==> flow/design.v <==
module DFF( input D ,input D1 ,output reg Q, input Write,input Write1, input Clk);
	always@(posedge Clk) 
	begin
	if(Write)
		begin
		Q<=D;
		end
	else if(Write1)
		begin
		Q<=D1;
		end
	else
		Q<=Q;
	end
endmodule
module Register(input[15:0] in_Reg,input[15:0] in_Reg1, output [15:0] out_Reg, input reg_Write,input reg_Write1, input Clk);
	DFF D0(in_Reg[0],in_Reg1[0],out_Reg[0],reg_Write,reg_Write1,Clk);
	DFF D1(in_Reg[1],in_Reg1[1],out_Reg[1],reg_Write,reg_Write1,Clk);
	DFF D2(in_Reg[2],in_Reg1[2],out_Reg[2],reg_Write,reg_Write1,Clk);
	DFF D3(in_Reg[3],in_Reg1[3],out_Reg[3],reg_Write,reg_Write1,Clk);
	DFF D4(in_Reg[4],in_Reg1[4],out_Reg[4],reg_Write,reg_Write1,Clk);
	DFF D5(in_Reg[5],in_Reg1[5],out_Reg[5],reg_Write,reg_Write1,Clk);
	DFF D6(in_Reg[6],in_Reg1[6],out_Reg[6],reg_Write,reg_Write1,Clk);
	DFF D7(in_Reg[7],in_Reg1[7],out_Reg[7],reg_Write,reg_Write1,Clk);
	DFF D8(in_Reg[8],in_Reg1[8],out_Reg[8],reg_Write,reg_Write1,Clk);
	DFF D9(in_Reg[9],in_Reg1[9],out_Reg[9],reg_Write,reg_Write1,Clk);
	DFF D10(in_Reg[10],in_Reg1[10],out_Reg[10],reg_Write,reg_Write1,Clk);
	DFF D11(in_Reg[11],in_Reg1[11],out_Reg[11],reg_Write,reg_Write1,Clk);
	DFF D12(in_Reg[12],in_Reg1[12],out_Reg[12],reg_Write,reg_Write1,Clk);
	DFF D13(in_Reg[13],in_Reg1[13],out_Reg[13],reg_Write,reg_Write1,Clk);
	DFF D14(in_Reg[14],in_Reg1[14],out_Reg[14],reg_Write,reg_Write1,Clk);
	DFF D15(in_Reg[15],in_Reg1[15],out_Reg[15],reg_Write,reg_Write1,Clk);
endmodule
module IRlt(input Clk, input [15:0] in_IR, input IR_Write, output [15:0] out_IR);
	Register IR(in_IR,16'd0,out_IR,IR_Write,1'b0,Clk);
endmodule
module Decoder3to8(DestReg, DecOut);
	input [2:0] DestReg;
	output reg [7:0] DecOut;
	always@(DestReg)
	casex(DestReg)
		3'b000: DecOut=8'b00000001;
		3'b001: DecOut=8'b00000010;
		3'b010: DecOut=8'b00000100;
		3'b011: DecOut=8'b00001000;
		3'b100: DecOut=8'b00010000;
		3'b101: DecOut=8'b00100000;
		3'b110: DecOut=8'b01000000;
		3'b111: DecOut=8'b10000000;
	endcase
endmodule
module Mux8to1(reg_Out1,reg_Out2,reg_Out3,reg_Out4,reg_Out5,reg_Out6,reg_Out7,reg_Out8,Bus,Src);
	input[15:0]reg_Out1,reg_Out2,reg_Out3,reg_Out4,reg_Out5,reg_Out6,reg_Out7,reg_Out8;
	input[2:0]Src;
	output reg [15:0]Bus;
	always@(reg_Out1,reg_Out2,reg_Out3,reg_Out4,reg_Out5,reg_Out6,reg_Out7,reg_Out8 ,Src)
	begin
	case(Src)
		3'b000:Bus=reg_Out1;
		3'b001:Bus=reg_Out2;
		3'b010:Bus=reg_Out3;
		3'b011:Bus=reg_Out4;
		3'b100:Bus=reg_Out5;
		3'b101:Bus=reg_Out6;
		3'b110:Bus=reg_Out7;
		3'b111:Bus=reg_Out8;
	endcase
	end
endmodule
module RegFile(SrcA, SrcB,SrcC, DestReg, WriteData,WriteData1, OutBusA, OutBusB,OutBusC,reg_Write,reg_Write1, Clk);
	input [2:0]SrcA, SrcB,SrcC, DestReg;
	input Clk,reg_Write,reg_Write1;
	input [15:0]WriteData,WriteData1;
	output[15:0]OutBusA, OutBusB,OutBusC;
	wire [7:0]DecOut,DecOut1,Array,Array1;
	wire [15:0]out_Reg1,out_Reg2,out_Reg3,out_Reg4,out_Reg5,out_Reg6,out_Reg7,out_Reg8;
	wire [2:0]out;
		Register R1(16'd1,WriteData1,out_Reg1,1'b1,1'b0,Clk);
		Register R2(16'd3,WriteData1,out_Reg2,1'b1,1'b0,Clk);
		Register R3(16'd4,WriteData1,out_Reg3,1'b1,1'b0,Clk);
		Register R4(16'd15,WriteData1,out_Reg4,1'b1,1'b0,Clk);
		Register R5(WriteData,WriteData1,out_Reg5,Array[4],Array1[4],Clk);
		Register R6(WriteData,WriteData1,out_Reg6,Array[5],Array1[5],Clk);
		Register R7(WriteData,WriteData1,out_Reg7,Array[6],Array1[6],Clk);
		Register R8(WriteData,WriteData1,out_Reg8,Array[7],Array1[7],Clk);
		Decoder3to8 dec(DestReg,DecOut);
		Decoder3to8 dec1(SrcA,DecOut1);
		and (Array1[0],DecOut1[0],reg_Write1);
		and (Array1[1],DecOut1[1],reg_Write1);
		and (Array1[2],DecOut1[2],reg_Write1);
		and (Array1[3],DecOut1[3],reg_Write1);
		and (Array1[4],DecOut1[4],reg_Write1);
		and (Array1[5],DecOut1[5],reg_Write1);
		and (Array1[6],DecOut1[6],reg_Write1);
		and (Array1[7],DecOut1[7],reg_Write1);
		and (Array[0],DecOut[0],reg_Write);
		and (Array[1],DecOut[1],reg_Write);
		and (Array[2],DecOut[2],reg_Write);
		and (Array[3],DecOut[3],reg_Write);
		and (Array[4],DecOut[4],reg_Write);
		and (Array[5],DecOut[5],reg_Write);
		and (Array[6],DecOut[6],reg_Write);
		and (Array[7],DecOut[7],reg_Write);
		Mux8to1 m(out_Reg1,out_Reg2,out_Reg3,out_Reg4,out_Reg5,out_Reg6,out_Reg7,out_Reg8,OutBusA,SrcA);
		Mux8to1 m1(out_Reg1,out_Reg2,out_Reg3,out_Reg4,out_Reg5,out_Reg6,out_Reg7,out_Reg8,OutBusB,SrcB);
		Mux8to1 m2(out_Reg1,out_Reg2,out_Reg3,out_Reg4,out_Reg5,out_Reg6,out_Reg7,out_Reg8,OutBusC,SrcC);
endmodule
module Mux2to1(input control, input[15:0] in0, input[15:0] in1, output reg[15:0] out);
always @ (in0 or in1 or control) begin
	case(control)
		1'b0: out=in0;
		1'b1: out=in1;
	endcase
end
endmodule
module Mux4to1(input[1:0] control, input[15:0] in0, input[15:0] in1, input[15:0] in2, input[15:0] in3, output reg[15:0] out);
always @ (control or in0 or in1 or in2 or in3) begin
	case(control)
		2'b00: out=in0;
		2'b01: out=in1;
		2'b10: out=in2;
		2'b11: out=in3;
	endcase
end
endmodule
module Mux4to1_3bit(input [2:0]Src1,input [2:0]Src2, input [1:0]index,output reg [2:0]out);
	always@(Src1,Src2,index)
	begin
	case(index)
		2'b00:out=Src1;
		2'b10:out=Src2;
		2'b01:out=Src1;
		2'b11:out=Src1;
endcase
end
endmodule
module Mux5to1(input[2:0] control, input[15:0] in0, input[15:0] in1, input[15:0] in2, input[15:0] in3, input[15:0] in4, output reg[15:0] out);
always @ (control or in0 or in1 or in2 or in3 or in4) begin
	case(control)
		3'b000: out=in0;
		3'b001: out=in1;
		3'b010: out=in2;
		3'b011: out=in3;
		3'b100: out=in4;
		default: out=0;
	endcase
end
endmodule
module Sext6b(input[5:0] in, output reg[15:0] out);
	always @ (in)
		out = {in[5],in[5],in[5],in[5],in[5],in[5],in[5],in[5],in[5],in[5],in[5],in};
endmodule
module Sext3b(input[2:0] in, output reg[15:0] out);
	always @ (in)
		out = {in[2],in[2],in[2],in[2],in[2],in[2],in[2],in[2],in[2],in[2],in[2],in[2],in[2],in};
endmodule
module Zext6b(input[5:0] in, output reg[15:0] out);
	always @ (in)
		out = {1'b0,1'b0,1'b0,1'b0,1'b0,1'b0,1'b0,1'b0,1'b0,1'b0,in};
endmodule
module shiftconcat (input[15:0] in1, input[11:0] in2, output reg[15:0] out);
reg[11:0] temp;
always @ (in1,in2) begin
	out = {in1[15:13],in2,1'b0};
end
endmodule 
module shift1 (input[15:0] in, output[15:0]  out);
	assign out=in<<1;
endmodule
module ALU(input[3:0] aluop, input[15:0] A, input[15:0] B, input[15:0] C, output reg [15:0] LO, output reg[15:0] HI, output reg NZ);
	wire[15:0] out1; wire[15:0] out2;
	always @ (aluop,A,B,C) begin
		HI=0;
		LO=0;
		NZ=0;
		case(aluop)
			4'b0000: LO=A+B+C;
			4'b0001: LO=A-B-C;
			4'b0010: LO=A+B-C;
			4'b0011: begin
						if (C==16'd0) begin
							LO=16'hffff;
							HI=B;
						end
						else begin
							LO=B/C; 
							HI=B%C;
						end
					 end
			4'b0100: LO=A+B+C;
			4'b0101: LO=A<<C;
			4'b0110: LO=A>>C;
			4'b0111: LO=$signed(A)>>>C;
			4'b1000: LO=C+A;
			4'b1001: LO=C+A;
			4'b1010: begin
						if (A!=B)
							NZ=1;
						end
			4'b1011: LO = A|C;
			4'b1100: LO = A+C; 
			4'b1101: LO = B+C;  
			4'b1111: LO = A+B;
			default: ;
		endcase
	end
endmodule
module ctrlckt(input clk,
input reset,
input [3:0] opcode,
output reg w1,
output reg w2,
output reg pcwritecond,
output reg pcwrite,
output reg iord,
output reg memread,
output reg memwrite,
output reg [1:0] memtoreg,
output reg irwrite,
output reg A,
output reg B,
output reg [2:0] C,
output reg [1:0] pcsource,
output reg [3:0] aluop,
output reg ccpcinit,
output reg [3:0]opcodereg,
output reg [2:0]curstate);
always@(posedge clk)
	begin
	if(reset) begin
		curstate<=3'b000;
		w1<=1'b0;
		w2<=1'b0;
		pcwritecond<=1'b0;
		pcwrite<=1'b0;
		iord<=1'b0;
		memread<=1'b0;
		memwrite<=1'b0;
		memtoreg<=2'b00;
		irwrite<=1'b0;
		A<=1'b0;
		B<=1'b0;
		C<=3'b000;
		pcsource<=2'b00;
		aluop<=4'b0000;
		ccpcinit<=1;
	end
	else begin
		ccpcinit<=0;
		if(curstate==3'b000)
			begin
			curstate<=3'b001;
			w1<=1'b0;
			w2<=1'b0;
			pcwritecond<=1'b0;
			pcwrite<=1'b1;
			iord<=1'b0;
			memread<=1'b1;
			memwrite<=1'b0;
			memtoreg<=2'b00;
			irwrite<=1'b1;
			A<=1'b0;
			B<=1'b0;
			C<=3'b000;
			pcsource<=2'b00;
			aluop<=4'b1111;  
		end
		else if(curstate==3'b001)
			begin
			opcodereg<=opcode;
			curstate<=3'b010;
			w1<=1'b0;
			w2<=1'b0;
			pcwritecond<=1'b0;
			pcwrite<=1'b0;
			iord<=1'b0;
			memread<=1'b0;
			memwrite<=1'b0;
			memtoreg<=2'b00;
			irwrite<=1'b0;
			A<=1'b0;
			B<=1'b0;
			C<=3'b001;
			pcsource<=2'b00;
			aluop<=4'b1100;  
		end
		else if(curstate==3'b010)
			begin
				if(opcode==4'b0000)
				begin
					curstate<=3'b011;
					w1<=1'b0;
					w2<=1'b0;
					pcwritecond<=1'b0;
					pcwrite<=1'b0;
					iord<=1'b0;
					memread<=1'b0;
					memwrite<=1'b0;
					memtoreg<=2'b00;
					irwrite<=1'b0;
					A<=1'b1;
					B<=1'b1;
					C<=3'b000;
					pcsource<=2'b00;
					aluop<=4'b0000;
				end
				else if(opcode==4'b0001)
				begin
					curstate<=3'b011;
					w1<=1'b0;
					w2<=1'b0;
					pcwritecond<=1'b0;
					pcwrite<=1'b0;
					iord<=1'b0;
					memread<=1'b0;
					memwrite<=1'b0;
					memtoreg<=2'b00;
					irwrite<=1'b0;
					A<=1'b1;
					B<=1'b1;
					C<=3'b000;
					pcsource<=2'b00;
					aluop<=4'b0001;
				end
				else if (opcode==4'b0010)
				begin
					curstate<=3'b011;
					w1<=1'b0;
					w2<=1'b0;
					pcwritecond<=1'b0;
					pcwrite<=1'b0;
					iord<=1'b0;
					memread<=1'b0;
					memwrite<=1'b0;
					memtoreg<=2'b00;
					irwrite<=1'b0;
					A<=1'b1;
					B<=1'b1;
					C<=3'b000;
					pcsource<=2'b00;
					aluop<=4'b0010;
				end
				else if (opcode==4'b0011)
				begin
					curstate<=3'b011;
					w1<=1'b0;
					w2<=1'b0;
					pcwritecond<=1'b0;
					pcwrite<=1'b0;
					iord<=1'b0;
					memread<=1'b0;
					memwrite<=1'b0;
					memtoreg<=2'b00;
					irwrite<=1'b0;
					A<=1'b1;
					B<=1'b1;
					C<=3'b000;
					pcsource<=2'b00;
					aluop<=4'b0011;
				end
				else if(opcode == 4'b0100)
				begin
					curstate<=3'b011;
					w1<=1'b0;
					w2<=1'b0;
					pcwritecond<=1'b0;
					pcwrite<=1'b0;
					iord<=1'b0;
					memread<=1'b0;
					memwrite<=1'b0;
					memtoreg<=2'b00;
					irwrite<=1'b0;
					A<=1'b1;
					B<=1'b1;
					C<=3'b011;
					pcsource<=2'b00;
					aluop<=4'b0100;
				end
				else if(opcode==4'b0101)
				begin
					curstate<=3'b011;
					w1<=1'b0;
					w2<=1'b0;
					pcwritecond<=1'b0;
					pcwrite<=1'b0;
					iord<=1'b0;
					memread<=1'b0;
					memwrite<=1'b0;
					memtoreg<=2'b00;
					irwrite<=1'b0;
					A<=1'b1;
					B<=1'b1;
					C<=3'b011;
					pcsource<=2'b00;
					aluop<=4'b0101;
				end
				else if (opcode==4'b0110)
				begin
					curstate<=3'b011;
					w1<=1'b0;
					w2<=1'b0;
					pcwritecond<=1'b0;
					pcwrite<=1'b0;
					iord<=1'b0;
					memread<=1'b0;
					memwrite<=1'b0;
					memtoreg<=2'b00;
					irwrite<=1'b0;
					A<=1'b1;
					B<=1'b1;
					C<=3'b011;
					pcsource<=2'b00;
					aluop<=4'b0110;
				end
				else if (opcode == 4'b0111)
				begin
					curstate<=3'b011;
					w1<=1'b0;
					w2<=1'b0;
					pcwritecond<=1'b0;
					pcwrite<=1'b0;
					iord<=1'b0;
					memread<=1'b0;
					memwrite<=1'b0;
					memtoreg<=2'b00;
					irwrite<=1'b0;
					A<=1'b1;
					B<=1'b1;
					C<=3'b011;
					pcsource<=2'b00;
					aluop<=4'b0111;
				end
				else if (opcode==4'b1000)
				begin
					curstate<=3'b011;
					w1<=1'b0;
					w2<=1'b0;
					pcwritecond<=1'b0;
					pcwrite<=1'b0;
					iord<=1'b0;
					memread<=1'b0;
					memwrite<=1'b0;
					memtoreg<=2'b00;
					irwrite<=1'b0;
					A<=1'b1;
					B<=1'b0;
					C<=3'b010;
					pcsource<=2'b00;
					aluop<=4'b1000;
				end
				else if(opcode==4'b1001)
				begin
					curstate<=3'b011;
					w1<=1'b0;
					w2<=1'b0;
					pcwritecond<=1'b0;
					pcwrite<=1'b0;
					iord<=1'b0;
					memread<=1'b0;
					memwrite<=1'b0;
					memtoreg<=2'b00;
					irwrite<=1'b0;
					A<=1'b1;
					B<=1'b0;
					C<=3'b010;
					pcsource<=2'b00;
					aluop<=4'b1001;
				end
				else if (opcode==4'b1010)
				begin
					curstate<=3'b000;
					w1<=1'b0;
					w2<=1'b0;
					pcwritecond<=1'b1;
					pcwrite<=1'b0;
					iord<=1'b0;
					memread<=1'b0;
					memwrite<=1'b0;
					memtoreg<=2'b00;
					irwrite<=1'b0;
					A<=1'b1;
					B<=1'b1;
					C<=3'b010;
					pcsource<=2'b10;
					aluop<=4'b1010;
				end
				else if(opcode==4'b1011)
				begin
					curstate<=3'b011;
					w1<=1'b0;
					w2<=1'b0;
					pcwritecond<=1'b0;
					pcwrite<=1'b0;
					iord<=1'b0;
					memread<=1'b0;
					memwrite<=1'b0;
					memtoreg<=2'b00;
					irwrite<=1'b0;
					A<=1'b1;
					B<=1'b0;
					C<=3'b100;
					pcsource<=2'b00;
					aluop<=4'b1011;
				end
				else if(opcode==4'b1100)
				begin
					curstate<=3'b000;
					w1<=1'b0;
					w2<=1'b0;
					pcwritecond<=1'b0;
					pcwrite<=1'b1;
					iord<=1'b0;
					memread<=1'b0;
					memwrite<=1'b0;
					memtoreg<=2'b00;
					irwrite<=1'b0;
					A<=1'b1;
					B<=1'b0;
					C<=3'b010;
					pcsource<=2'b01;
					aluop<=4'b1100;
				end
				else if(opcode == 4'b1101)
				begin
					curstate<=3'b000;
					w1<=1'b1;
					w2<=1'b0;
					pcwritecond<=1'b0;
					pcwrite<=1'b1;
					iord<=1'b0;
					memread<=1'b0;
					memwrite<=1'b0;
					memtoreg<=2'b10;
					irwrite<=1'b0;
					A<=1'b1;
					B<=1'b0;
					C<=3'b010;
					pcsource<=2'b00;
					aluop<=4'b1100;
				end		
			end
		else if (curstate==3'b011)	
			begin
				if(opcode==4'b0000)
				begin
					curstate<=3'b000;
					w1<=1'b1;
					w2<=1'b0;
					pcwritecond<=1'b0;
					pcwrite<=1'b0;
					iord<=1'b0;
					memread<=1'b0;
					memwrite<=1'b0;
					memtoreg<=2'b01;
					irwrite<=1'b0;
					A<=1'b0;
					B<=1'b0;
					C<=3'b000;
					pcsource<=2'b00;
					aluop<=4'b1110;
				end	
				else if (opcode==4'b0001)
				begin
					curstate<=3'b000;
					w1<=1'b1;
					w2<=1'b0;
					pcwritecond<=1'b0;
					pcwrite<=1'b0;
					iord<=1'b0;
					memread<=1'b0;
					memwrite<=1'b0;
					memtoreg<=2'b01;
					irwrite<=1'b0;
					A<=1'b0;
					B<=1'b0;
					C<=3'b000;
					pcsource<=2'b00;
					aluop<=4'b1110;
				end
				else if(opcode == 4'b0010)
				begin
					curstate<=3'b000;
					w1<=1'b1;
					w2<=1'b0;
					pcwritecond<=1'b0;
					pcwrite<=1'b0;
					iord<=1'b0;
					memread<=1'b0;
					memwrite<=1'b0;
					memtoreg<=2'b01;
					irwrite<=1'b0;
					A<=1'b0;
					B<=1'b0;
					C<=3'b000;
					pcsource<=2'b00;
					aluop<=4'b1110;
				end
				else if(opcode==4'b0011)
				begin
					curstate<=3'b000;
					w1<=1'b1;
					w2<=1'b1;
					pcwritecond<=1'b0;
					pcwrite<=1'b0;
					iord<=1'b0;
					memread<=1'b0;
					memwrite<=1'b0;
					memtoreg<=2'b01;
					irwrite<=1'b0;
					A<=1'b0;
					B<=1'b0;
					C<=3'b000;
					pcsource<=2'b00;
					aluop<=4'b1110;
				end
				else if(opcode==4'b0100)
				begin
					curstate<=3'b000;
					w1<=1'b1;
					w2<=1'b0;
					pcwritecond<=1'b0;
					pcwrite<=1'b0;
					iord<=1'b0;
					memread<=1'b0;
					memwrite<=1'b0;
					memtoreg<=2'b01;
					irwrite<=1'b0;
					A<=1'b1;
					B<=1'b0;
					C<=3'b100;
					pcsource<=2'b00;
					aluop<=4'b1110;
				end
				else if(opcode==4'b0101)
				begin
					curstate<=3'b000;
					w1<=1'b1;
					w2<=1'b0;
					pcwritecond<=1'b0;
					pcwrite<=1'b0;
					iord<=1'b0;
					memread<=1'b0;
					memwrite<=1'b0;
					memtoreg<=2'b01;
					irwrite<=1'b0;
					A<=1'b1;
					B<=1'b0;
					C<=3'b100;
					pcsource<=2'b00;
					aluop<=4'b1110;
				end
				else if(opcode==4'b0110)
				begin
					curstate<=3'b000;
					w1<=1'b1;
					w2<=1'b0;
					pcwritecond<=1'b0;
					pcwrite<=1'b0;
					iord<=1'b0;
					memread<=1'b0;
					memwrite<=1'b0;
					memtoreg<=2'b01;
					irwrite<=1'b0;
					A<=1'b1;
					B<=1'b0;
					C<=3'b100;
					pcsource<=2'b00;
					aluop<=4'b1110;
				end
				else if(opcode==4'b0111)
				begin
					curstate<=3'b000;
					w1<=1'b1;
					w2<=1'b0;
					pcwritecond<=1'b0;
					pcwrite<=1'b0;
					iord<=1'b0;
					memread<=1'b0;
					memwrite<=1'b0;
					memtoreg<=2'b01;
					irwrite<=1'b0;
					A<=1'b1;
					B<=1'b0;
					C<=3'b100;
					pcsource<=2'b00;
					aluop<=4'b1110;
				end
				else if(opcode==4'b1000)
				begin
					curstate<=3'b100;
					w1<=1'b0;
					w2<=1'b0;
					pcwritecond<=1'b0;
					pcwrite<=1'b0;
					iord<=1'b1;
					memread<=1'b1;
					memwrite<=1'b0;
					memtoreg<=2'b00;
					irwrite<=1'b0;
					A<=1'b0;
					B<=1'b0;
					C<=3'b100;
					pcsource<=2'b00;
					aluop<=4'b1110;
				end
				else if(opcode==4'b1001)
				begin
					curstate<=3'b000;
					w1<=1'b0;
					w2<=1'b0;
					pcwritecond<=1'b0;
					pcwrite<=1'b0;
					iord<=1'b1;
					memread<=1'b0;
					memwrite<=1'b1;
					memtoreg<=2'b00;
					irwrite<=1'b0;
					A<=1'b1;
					B<=1'b0;
					C<=3'b100;
					pcsource<=2'b00;
					aluop<=4'b1110;
					opcodereg<=opcode;
				end
				else if(opcode==4'b1011)
				begin
					curstate<=3'b000;
					w1<=1'b1;
					w2<=1'b0;
					pcwritecond<=1'b0;
					pcwrite<=1'b0;
					iord<=1'b0;
					memread<=1'b0;
					memwrite<=1'b0;
					memtoreg<=2'b01;
					irwrite<=1'b0;
					A<=1'b0;
					B<=1'b0;
					C<=3'b000;
					pcsource<=2'b00;
					aluop<=4'b1110;
				end
			end
		else if (curstate==3'b100) begin
			if(opcode==4'b1000)
			begin
				curstate<=3'b000;
				w1<=1'b1;
				w2<=1'b0;
				pcwritecond<=1'b0;
				pcwrite<=1'b0;
				iord<=1'b0;
				memread<=1'b0;
				memwrite<=1'b0;
				memtoreg<=2'b00;
				irwrite<=1'b0;
				A<=1'b0;
				B<=1'b0;
				C<=3'b000;
				pcsource<=2'b00;
				aluop<=4'b1110;
			end	
		end
	end	
end
endmodule
module WorkingFinal(input clk, input reset, input wire[15:0] mem_rdata, output wire[15:0] mem_addr, output wire[15:0] mem_wdata, output wire mem_we, output wire halt);
	wire[15:0] MemOut, IRout, AluOutLo, AluOutHi, ALUInA, ALUInB, ALUInC, PCin, PCout, MemAddr, OutBusB, DMRout, RegWD1;
	wire ccpcwrite, ccirwrite, ccA, ccB, ccw1;
	wire[2:0] ccC, RFinB, curstate;
	wire[3:0] opcodereg, ccaluop;
	wire[15:0] LOout,Bout, RegWD2,OutBusA,OutBusC,Aout,Cout,PCSrcIn1,AluSrcCIn1,AluSrcCIn2,AluSrcCIn3,AluSrcCIn4;
	wire wNZ, wire1, PCwrite1,ccw2,ccpcwritecond,cciord,ccmemread,ccmemwrite,ccpcinit;
	wire[1:0] ccpcsource,ccmemtoreg;
	ctrlckt  cc (clk,reset,IRout[15:12],ccw1,ccw2,ccpcwritecond,ccpcwrite,cciord,ccmemread,ccmemwrite,ccmemtoreg,ccirwrite,ccA,ccB,ccC,ccpcsource,ccaluop,ccpcinit,opcodereg,curstate);
	and(wire1,ccpcwritecond,wNZ);
	or(PCwrite1,wire1,ccpcwrite);
	Register PC (PCin,16'd0,PCout,PCwrite1,ccpcinit,clk);
	Mux2to1 IorD (cciord,PCout,LOout,MemAddr);
	assign mem_addr = MemAddr;
	assign mem_wdata = Bout;
	assign mem_we = ccmemwrite;
	assign MemOut = mem_rdata;
	assign halt = (curstate == 3'b010) && (IRout[15:13] == 3'b111);
	IRlt ir1(clk,MemOut,ccirwrite,IRout);
	Register DMR(MemOut,16'd0,DMRout,1'b1,1'b0,clk);
	Mux4to1 MemToReg(ccmemtoreg,DMRout,LOout,PCout,16'd1,RegWD1);
	Mux4to1_3bit m4to13bit (IRout[5:3],IRout[11:9],IRout[15:14],RFinB);
	RegFile rfile1 (IRout[8:6],RFinB,IRout[2:0],IRout[11:9],RegWD1,RegWD2,OutBusA,OutBusB,OutBusC,ccw1,ccw2,clk);
	Register RegAluSrcA(OutBusA,16'd0,Aout,1'b1,1'b0,clk);
	Register RegAluSrcB(OutBusB,16'd0,Bout,1'b1,1'b0,clk);
	Register RegAluSrcC(OutBusC,16'd0,Cout,1'b1,1'b0,clk);
	shiftconcat conc (PCout,IRout[11:0],PCSrcIn1);
	Sext6b s6b (IRout[5:0], AluSrcCIn2);
	shift1 sh1 (AluSrcCIn2,AluSrcCIn1);
	Sext3b s3b (IRout[2:0], AluSrcCIn3);
	Zext6b z6b (IRout[5:0],AluSrcCIn4);
	Mux2to1 AluSrcA(ccA, PCout, Aout, ALUInA);
	Mux2to1 AluSrcB(ccB, 16'd2, Bout,ALUInB);
	Mux5to1 AluSrcC(ccC, Cout, AluSrcCIn1, AluSrcCIn2, AluSrcCIn3, AluSrcCIn4, ALUInC);
	ALU alu (ccaluop, ALUInA,ALUInB,ALUInC, AluOutLo,AluOutHi,wNZ);
	Register HI(AluOutHi,16'd0,RegWD2,1'b1,ccpcinit,clk);
	Register LO(AluOutLo,16'd0,LOout,1'b1,ccpcinit,clk);
	Mux4to1 PCSrc (ccpcsource,AluOutLo,PCSrcIn1,LOout,16'd1,PCin);
endmodule
Ticket comment

=== Reports on WorkingFinal ===
Each step is given for the RTL above and for the edited RTL.
"unedited" refers to lines of the RTL above, "edited" to lines of the edited file.
"change" is "edited" less "unedited", of the values as shown; "relative change" is that difference over "unedited", in percent.
Cell names lack the library's common part.
Not given: n/a

* Top module: WorkingFinal
* Clock input: clk
* Standard-cell library: sky130hd
* Library corner: tt_025C_1v80

=== Diff ===
The edit as a unified diff against the file above.
The edited RTL no longer does the same as the RTL above: the edit was made by script, with no optimisation intended.

<pre>
@@ -84,5 +84,8 @@
 		Register R7(WriteData,WriteData1,out_Reg7,Array[6],Array1[6],Clk);
 		Register R8(WriteData,WriteData1,out_Reg8,Array[7],Array1[7],Clk);
-		Decoder3to8 dec(DestReg,DecOut);
+		wire [7:0] DecOut_0, DecOut_1;
+		Decoder3to8 dec(DestReg,DecOut_0);
+		Decoder3to8 dec_alt (~DestReg, DecOut_1);
+		assign DecOut = DecOut_0 ^ DecOut_1;
 		Decoder3to8 dec1(SrcA,DecOut1);
 		and (Array1[0],DecOut1[0],reg_Write1);
</pre>

=== Word-level counts ===
Source: Yosys, flattened and elaborated, memories not mapped. Widths are those after wreduce. Print and check cells do not count. Equal cells are merged and count once.
Yosys's memory passes give these memory sizes; they may raise the number of words (mostly to a power of two), join words into wider ones and drop unused or constant bits.

{| class="wikitable"
|+ Operators by class
! item !! unedited !! edited !! change !! relative change (%)
|-
| $mul || 0 || 0 || 0 || n/a
|-
| equality and inequality tests || 68 || 68 || 0 || 0.00
|-
| $add $sub $neg || 7 || 7 || 0 || 0.00
|-
| divide/modulo/power cells || 2 || 2 || 0 || 0.00
|-
| reduce/logical cells || 38 || 38 || 0 || 0.00
|-
| bitwise gates (word level) || 14 || 16 || +2 || +14.29
|-
| multiplexer cells || 472 || 472 || 0 || 0.00
|-
| shift-type cells || 3 || 3 || 0 || 0.00
|-
| order comparisons || 0 || 0 || 0 || n/a
|}

{| class="wikitable"
|+ Operator list
! kind !! unedited !! edited !! change
|-
| 3-bit NOT || 0 || 1 || +1
|-
| 8-bit XOR || 0 || 1 || +1
|}

Operator kinds equal on both sides are left out: 51.

{| class="wikitable"
|+ Bit counts
! item !! unedited !! edited !! change !! relative change (%)
|-
| word-level cells || 816 || 819 || +3 || +0.37
|-
| memories kept || 2 || 3 || +1 || +50.00
|-
| clocked read ports x word width || 16 || 16 || 0 || 0.00
|-
| ROM bits || 128 || 192 || +64 || +50.00
|-
| output and inout bits || 34 || 34 || 0 || 0.00
|-
| input port bits || 18 || 18 || 0 || 0.00
|-
| latch bits || 0 || 0 || 0 || n/a
|-
| RAM bits || 0 || 0 || 0 || n/a
|-
| register bits after elaboration || 216 || 216 || 0 || 0.00
|}

{| class="wikitable"
|+ Memories
! item !! unedited !! edited
|-
| words x width with read and write ports || 8 x 8 bit 1R0W; 8 x 8 bit 1R0W || 8 x 8 bit 1R0W; 8 x 8 bit 1R0W; 8 x 8 bit 1R0W
|}

=== Depth ===
Longest topological path by Yosys (ltp), each cell counted once; first at word level (registers and memories cut), then after technology mapping (sequential cells cut; the memories' decode and read muxes count).

{| class="wikitable"
|+ Depth
! item !! unedited !! edited !! change !! relative change (%)
|-
| depth after elaboration || 18 || 18 || 0 || 0.00
|-
| ABC_AREA || 0 || 0 || n/a || n/a
|-
| gate-level depth with buffers || 140 || 143 || +3 || +2.14
|-
| mapped depth without buffers || 127 || 132 || +5 || +3.94
|}

=== After synthesis ===
Yosys stat after the flow's synthesis: flattened, memories mapped to cells. It holds for the ABC_AREA given above (unset counts as 0); a run with the other value may have another netlist.

{| class="wikitable"
|+ Cells by type
! type !! unedited !! edited !! change !! relative change (%)
|-
| o21ai_0 || 155 || 203 || +48 || +30.97
|-
| nor3_1 || 124 || 85 || -39 || -31.45
|-
| clkbuf_1 || 142 || 109 || -33 || -23.24
|-
| o21a_1 || 53 || 75 || +22 || +41.51
|-
| nor2_1 || 280 || 301 || +21 || +7.50
|-
| a21oi_1 || 288 || 270 || -18 || -6.25
|-
| o21ai_1 || 24 || 9 || -15 || -62.50
|-
| buf_2 || 3 || 17 || +14 || +466.67
|-
| nand3_1 || 91 || 79 || -12 || -13.19
|-
| mux2_2 || 53 || 41 || -12 || -22.64
|-
| nand2b_1 || 17 || 29 || +12 || +70.59
|-
| o21bai_1 || 6 || 18 || +12 || +200.00
|-
| a211oi_1 || 34 || 23 || -11 || -32.35
|-
| and2_1 || 52 || 42 || -10 || -19.23
|-
| and3_1 || 26 || 16 || -10 || -38.46
|-
| a31oi_1 || 42 || 33 || -9 || -21.43
|-
| nor4_1 || 10 || 19 || +9 || +90.00
|-
| buf_1 || 7 || 14 || +7 || +100.00
|}

Cell types equal on both sides are left out: 14.
The list need not be complete.

{| class="wikitable"
|+ Synthesis totals
! item !! unedited !! edited !! change !! relative change (%)
|-
| cell count || 2990 || 2965 || -25 || -0.84
|-
| mapped area (µm²) || 23754.0 || 23724.0 || -30.0 || -0.13
|-
| mapped flip-flops || 238 || 238 || 0 || 0.00
|}

By module: a second synthesis without flattening, with its own total; a netlist apart from the flattened one above.

{| class="wikitable"
|+ Second synthesis, totals
! item !! unedited !! edited !! change !! relative change (%)
|-
| cells (unflattened synthesis) || 3822 || 3837 || +15 || +0.39
|-
| area (unflattened synthesis) (µm²) || 35026.1 || 35137.4 || +111.3 || +0.32
|}

Each row is one instance without its submodules.

{| class="wikitable"
|+ By module, unedited
! module !! cells !! area (µm²) !! instances
|-
| ALU || 2078 || 13912.1 || 1
|-
| DFF || 3 || 51.3 || 256
|-
| Mux8to1 || 177 || 1114.8 || 3
|-
| ctrlckt || 152 || 1446.4 || 1
|-
| Mux4to1 || 20 || 424.2 || 2
|-
| Mux2to1 || 18 || 249.0 || 3
|-
| Mux5to1 || 80 || 696.9 || 1
|-
| Decoder3to8 || 8 || 65.1 || 2
|-
| Zext6b || 17 || 123.9 || 1
|-
| shift1 || 17 || 123.9 || 1
|-
| shiftconcat || 17 || 123.9 || 1
|-
| Sext3b || 16 || 120.1 || 1
|-
| Sext6b || 16 || 120.1 || 1
|-
| Mux4to1_3bit || 4 || 58.8 || 1
|}

unedited: Further modules, not shown: 4.

{| class="wikitable"
|+ By module, edited
! module !! cells !! area (µm²) !! instances
|-
| ALU || 2078 || 13912.1 || 1
|-
| DFF || 3 || 51.3 || 256
|-
| Mux8to1 || 177 || 1114.8 || 3
|-
| ctrlckt || 152 || 1446.4 || 1
|-
| Mux4to1 || 20 || 424.2 || 2
|-
| Mux2to1 || 18 || 249.0 || 3
|-
| Mux5to1 || 80 || 696.9 || 1
|-
| Decoder3to8 || 8 || 65.1 || 3
|-
| Zext6b || 17 || 123.9 || 1
|-
| shift1 || 17 || 123.9 || 1
|-
| shiftconcat || 17 || 123.9 || 1
|-
| Sext3b || 16 || 120.1 || 1
|-
| Sext6b || 16 || 120.1 || 1
|-
| RegFile || 17 || 103.8 || 1
|}

edited: Further modules, not shown: 4.

=== Path before layout ===
Source: OpenSTA report_checks on the synthesized netlist (no wires, ideal clock, input and output delay 20% of the period each), path of least setup slack; recovery checks are left aside. Register names are those of the netlist, which keeps one name where synthesis merged equal registers.

{| class="wikitable"
|+ Timing post-synthesis
! item !! unedited !! edited !! change !! relative change (%)
|-
| kind || register to register || register to register || n/a || n/a
|-
| start point || register cc.C || register cc.C || n/a || n/a
|-
| end point || register HI.D13.Q || register HI.D15.Q || n/a || n/a
|-
| data required time (ns) || 29.882 || 29.878 || -0.004 || -0.01
|-
| slack (ns) || 1.354 || 0.719 || -0.635 || n/a
|-
| period (ns) || 30.0 || 30.0 || 0.0 || 0.00
|-
| setup time (ns) || 0.118 || 0.122 || +0.004 || n/a
|-
| buffers on the path || 16 || 18 || +2 || +12.50
|-
| arrival time (ns) || 28.528 || 29.159 || +0.631 || +2.21
|-
| stages || 127 || 130 || +3 || +2.36
|-
| path delay (ns) || 28.646 || 29.281 || +0.635 || +2.22
|-
| synthesis period reached (ns) || 28.646 || 29.281 || +0.635 || +2.22
|}

"path delay" is the arrival time less input delay plus setup time.
"stages": output pins that drive a net of the path, with the launching flip-flop's if there is one; two outputs of one cell count as two.
"synthesis period reached" is the clock period less the worst setup slack; recovery checks do not enter. This is arithmetic on one report: input and output delays are still those of the set period (20% each).
Where an end lacks its bit number, it is one bit of the signal, or one of the new flip-flops if synthesis recoded a state register.
A register here has more assigning lines than the two given.

Between the ends, post-synthesis, unedited:
* Cells stage by stage: dfxtp_1 -> clkbuf_1 -> or3_1 -> a21oi_1 -> clkbuf_1 -> buf_1 -> ha_1 -> or3_1 -> nor2_1 -> a31oi_1 -> a211oi_1 -> a221o_1 -> inv_1 -> ha_1 -> o211ai_1 -> nand2_1 -> nand2_1 -> or4_1 -> [91 not listed] -> nor3_1 -> a211oi_1 -> nor4_1 -> nor3_1 -> nor3b_1 -> clkbuf_1 -> clkbuf_1 -> mux2_2 -> ha_1 -> or3_1 -> o21ba_2 -> a21oi_1 -> a31o_2 -> a31oi_1 -> clkbuf_1 -> nor2_1 -> nand2_1 -> o2111a_1

{| class="wikitable"
|+ RTL lines, path post-synthesis, unedited
! item !! line !! source
|-
| from (decl) || 222 || <nowiki>output reg [2:0] C,</nowiki>
|-
| from (assign) || 243 || <nowiki>C<=3'b000;</nowiki>
|-
| from (assign) || 264 || <nowiki>C<=3'b000;</nowiki>
|-
| to (assign) || 6 || <nowiki>Q<=D;</nowiki>
|-
| to (assign) || 10 || <nowiki>Q<=D1;</nowiki>
|-
| to (decl) || 1 || <nowiki>module DFF( input D ,input D1 ,output reg Q, input Write,input Write1, input Clk);</nowiki>
|}

unedited: Chain of elaborated cells between the ends: none given.

Between the ends, post-synthesis, edited:
* Cells stage by stage: dfxtp_1 -> clkbuf_1 -> buf_2 -> and2_1 -> clkbuf_1 -> nor2_1 -> buf_2 -> buf_1 -> ha_1 -> a21oi_1 -> ha_1 -> or3_1 -> nand3_1 -> nand4_1 -> nand3_1 -> inv_1 -> ha_1 -> o21ai_0 -> [94 not listed] -> a41oi_1 -> o21ai_0 -> o21a_1 -> or2_2 -> clkbuf_1 -> clkbuf_1 -> a21oi_1 -> ha_1 -> nor2b_1 -> o31a_1 -> o221a_2 -> nor4_1 -> nor4_1 -> o41ai_1 -> nor2b_1 -> or4_1 -> nand3_1 -> a31oi_1

{| class="wikitable"
|+ RTL lines, path post-synthesis, edited
! item !! line !! source
|-
| from (decl) || 225 || <nowiki>output reg [2:0] C,</nowiki>
|-
| from (assign) || 246 || <nowiki>C<=3'b000;</nowiki>
|-
| from (assign) || 267 || <nowiki>C<=3'b000;</nowiki>
|-
| to (assign) || 6 || <nowiki>Q<=D;</nowiki>
|-
| to (assign) || 10 || <nowiki>Q<=D1;</nowiki>
|-
| to (decl) || 1 || <nowiki>module DFF( input D ,input D1 ,output reg Q, input Write,input Write1, input Clk);</nowiki>
|}

edited: Chain of elaborated cells between the ends: none given.

=== Worst path after layout ===
Path of least setup slack in the final report of each run of set A (OpenROAD, finished layout, wires in). Where an end is a register, its clock arrival counts in the times.

{| class="wikitable"
|+ Timing post-layout
! item !! unedited !! edited !! change !! relative change (%)
|-
| kind || register to register || register to register || n/a || n/a
|-
| start point || register RegAluSrcC.D9.Q || register RegAluSrcC.D15.Q || n/a || n/a
|-
| end point || register PC.D0.Q || register HI.D15.Q || n/a || n/a
|-
| slack (ns) || 1.63 || 1.36 || -0.27 || n/a
|-
| setup time (ns) || 0.25 || 0.13 || -0.12 || n/a
|-
| stages || 124 || 122 || -2 || -1.61
|-
| buffers on the path || 6 || 6 || 0 || 0.00
|-
| period (ns) || 30.0 || 30.0 || 0.0 || 0.00
|-
| arrival time (ns) || 28.63 || 29.05 || +0.42 || +1.47
|-
| data required time (ns) || 30.27 || 30.41 || +0.14 || +0.46
|}

Between the ends stands the longest chain of elaborated cells between them, by number of cells; it is not shown to be the way that was timed. Of several equally long chains one is given.
Each line given opens the expression or statement behind the cell; cells for indexed reads and writes are added by Yosys, which also makes memories of some case tables.
A register here has more assigning lines than the two given.

Between the ends, post-layout, unedited:
* Cells stage by stage: dfxtp_1 -> or4_4 -> o21ai_4 -> nand4_4 -> or2_1 -> nor2_2 -> a21oi_1 -> a21oi_1 -> ha_1 -> or3_1 -> nor2_1 -> a31oi_1 -> a211oi_1 -> a221o_1 -> inv_1 -> ha_1 -> o211ai_1 -> nand2_1 -> [88 not listed] -> or3_1 -> a211oi_2 -> nor4_2 -> nor3_2 -> nor3b_2 -> buf_4 -> mux2_2 -> ha_1 -> or2_2 -> a21oi_1 -> o21ba_2 -> a21oi_2 -> a31o_2 -> a31o_4 -> nand2_1 -> nand2_1 -> nand3_1 -> o2bb2ai_1
* Length of the longest elaborated chain: 6
* Elaborated cells between the ends (all ways): 10
* RTL lines with such cells: 9
* Those cells by class: 1 x div; 3 x shift; 5 x mux; 1 x reduce/logical

{| class="wikitable"
|+ RTL lines, path post-layout, unedited
! item !! line !! source
|-
| from (decl) || 1 || <nowiki>module DFF( input D ,input D1 ,output reg Q, input Write,input Write1, input Clk);</nowiki>
|-
| from (assign) || 6 || <nowiki>Q<=D;</nowiki>
|-
| from (assign) || 10 || <nowiki>Q<=D1;</nowiki>
|-
| 16-bit case mux with 5-bit select || 139 || <nowiki>case(control)</nowiki>
|-
| 16-bit by 16-bit divider with 16-bit output || 186 || <nowiki>LO=B/C;</nowiki>
|-
| 16-bit two-way mux || 181 || <nowiki>if (C==16'd0) begin</nowiki>
|-
| 16-bit case mux with 11-bit select || 176 || <nowiki>case(aluop)</nowiki>
|-
| 16-bit case mux with 4-bit select || 118 || <nowiki>case(control)</nowiki>
|-
| 1-bit two-way mux || 4 || <nowiki>if(Write)</nowiki>
|-
| to (assign) || 6 ||
|-
| to (assign) || 10 ||
|-
| to (decl) || 1 ||
|}

Between the ends, post-layout, edited:
* Cells stage by stage: dfxtp_1 -> o41a_1 -> or2_4 -> nor4_2 -> nand2_1 -> nor2_1 -> a21oi_1 -> a21oi_1 -> ha_1 -> or3_1 -> nand3_1 -> nand4_1 -> nand3_1 -> inv_1 -> ha_1 -> or4_1 -> a2111oi_1 -> a21oi_1 -> [86 not listed] -> a21boi_2 -> a41oi_1 -> o21ai_2 -> o21a_1 -> or2_4 -> nor2_1 -> a21oi_2 -> ha_1 -> nor2b_1 -> o31a_1 -> o221a_2 -> nor4_2 -> nor4_1 -> o41ai_2 -> nor2b_1 -> or4_1 -> nand3_1 -> a31oi_1
* Length of the longest elaborated chain: 3
* Elaborated cells between the ends (all ways): 4
* RTL lines with such cells: 3
* Those cells by class: 1 x div; 2 x mux; 1 x reduce/logical

{| class="wikitable"
|+ RTL lines, path post-layout, edited
! item !! line !! source
|-
| from (decl) || 1 || <nowiki>module DFF( input D ,input D1 ,output reg Q, input Write,input Write1, input Clk);</nowiki>
|-
| from (assign) || 6 || <nowiki>Q<=D;</nowiki>
|-
| from (assign) || 10 || <nowiki>Q<=D1;</nowiki>
|-
| 16-bit case mux with 5-bit select || 142 || <nowiki>case(control)</nowiki>
|-
| 16-bit by 16-bit modulo with 16-bit output || 190 || <nowiki>HI=B%C;</nowiki>
|-
| 16-bit two-way mux || 184 || <nowiki>if (C==16'd0) begin</nowiki>
|-
| to (assign) || 10 ||
|-
| to (assign) || 13 || <nowiki>Q<=Q;</nowiki>
|-
| to (decl) || 1 ||
|}

=== Measured runs ===
Runs of the flow (Yosys, OpenROAD) on both versions; the two runs of a pair have the same settings. The constraints put input and output delay at 20% of the set period each and load the outputs with 0.01 pF.

Flow settings, set A:
* CORE_UTILIZATION: 40
* period_ns: 30.0
* CAP_MARGIN: 20
* CORE_MARGIN: 2
* SLEW_MARGIN: 20

{| class="wikitable"
|+ Final reports, set A
! item !! unedited !! edited !! change !! relative change (%)
|-
| worst hold slack in the final report (ns) || 0.454 || 0.468 || +0.014 || n/a
|-
| achieved clock period (ns) || 28.367 || 28.638 || +0.271 || +0.96
|-
| final utilization || 0.446 || 0.452 || +0.006 || n/a
|-
| area of the die (µm²) || 61350.3 || 61273.6 || -76.7 || -0.13
|-
| worst setup slack after layout (ns) || 1.633 || 1.362 || -0.271 || n/a
|-
| mapped cell area after synthesis (µm²) || 23754.0 || 23724.0 || -30.0 || -0.13
|-
| std-cell area (final layout) (µm²) || 26297.7 || 26568.0 || +270.3 || +1.03
|-
| total negative slack (ns) || 0.000 || 0.000 || 0.000 || n/a
|}

Flow settings, set B:
* CORE_ASPECT_RATIO: 1.36
* CORE_MARGIN: 9
* CORE_UTILIZATION: 34
* CTS_CLUSTER_DIAMETER: 167
* MIN_ROUTING_LAYER: met1
* PLACE_DENSITY: 0.5
* SETUP_SLACK_MARGIN: 0.12
* period_ns: 19.8
* CAP_MARGIN: 20
* SLEW_MARGIN: 20

{| class="wikitable"
|+ Final reports, set B
! item !! unedited !! edited !! change !! relative change (%)
|-
| worst hold slack in the final report (ns) || 0.458 || 0.464 || +0.006 || n/a
|-
| achieved clock period (ns) || 25.439 || 25.841 || +0.402 || +1.58
|-
| final utilization || 0.484 || 0.49 || +0.006 || n/a
|-
| area of the die (µm²) || 79815.8 || 79722.5 || -93.3 || -0.12
|-
| worst setup slack after layout (ns) || -5.639 || -6.041 || -0.402 || n/a
|-
| mapped cell area after synthesis (µm²) || 23754.0 || 23724.0 || -30.0 || -0.13
|-
| std-cell area (final layout) (µm²) || 33394.5 || 33732.4 || +337.9 || +1.01
|-
| total negative slack (ns) || -111.256 || -119.113 || -7.857 || n/a
|}

"achieved clock period" is the run's clock period less its worst setup slack. It is reckoned from that one timing run; input and output delays stay at 20% of the period that was set.
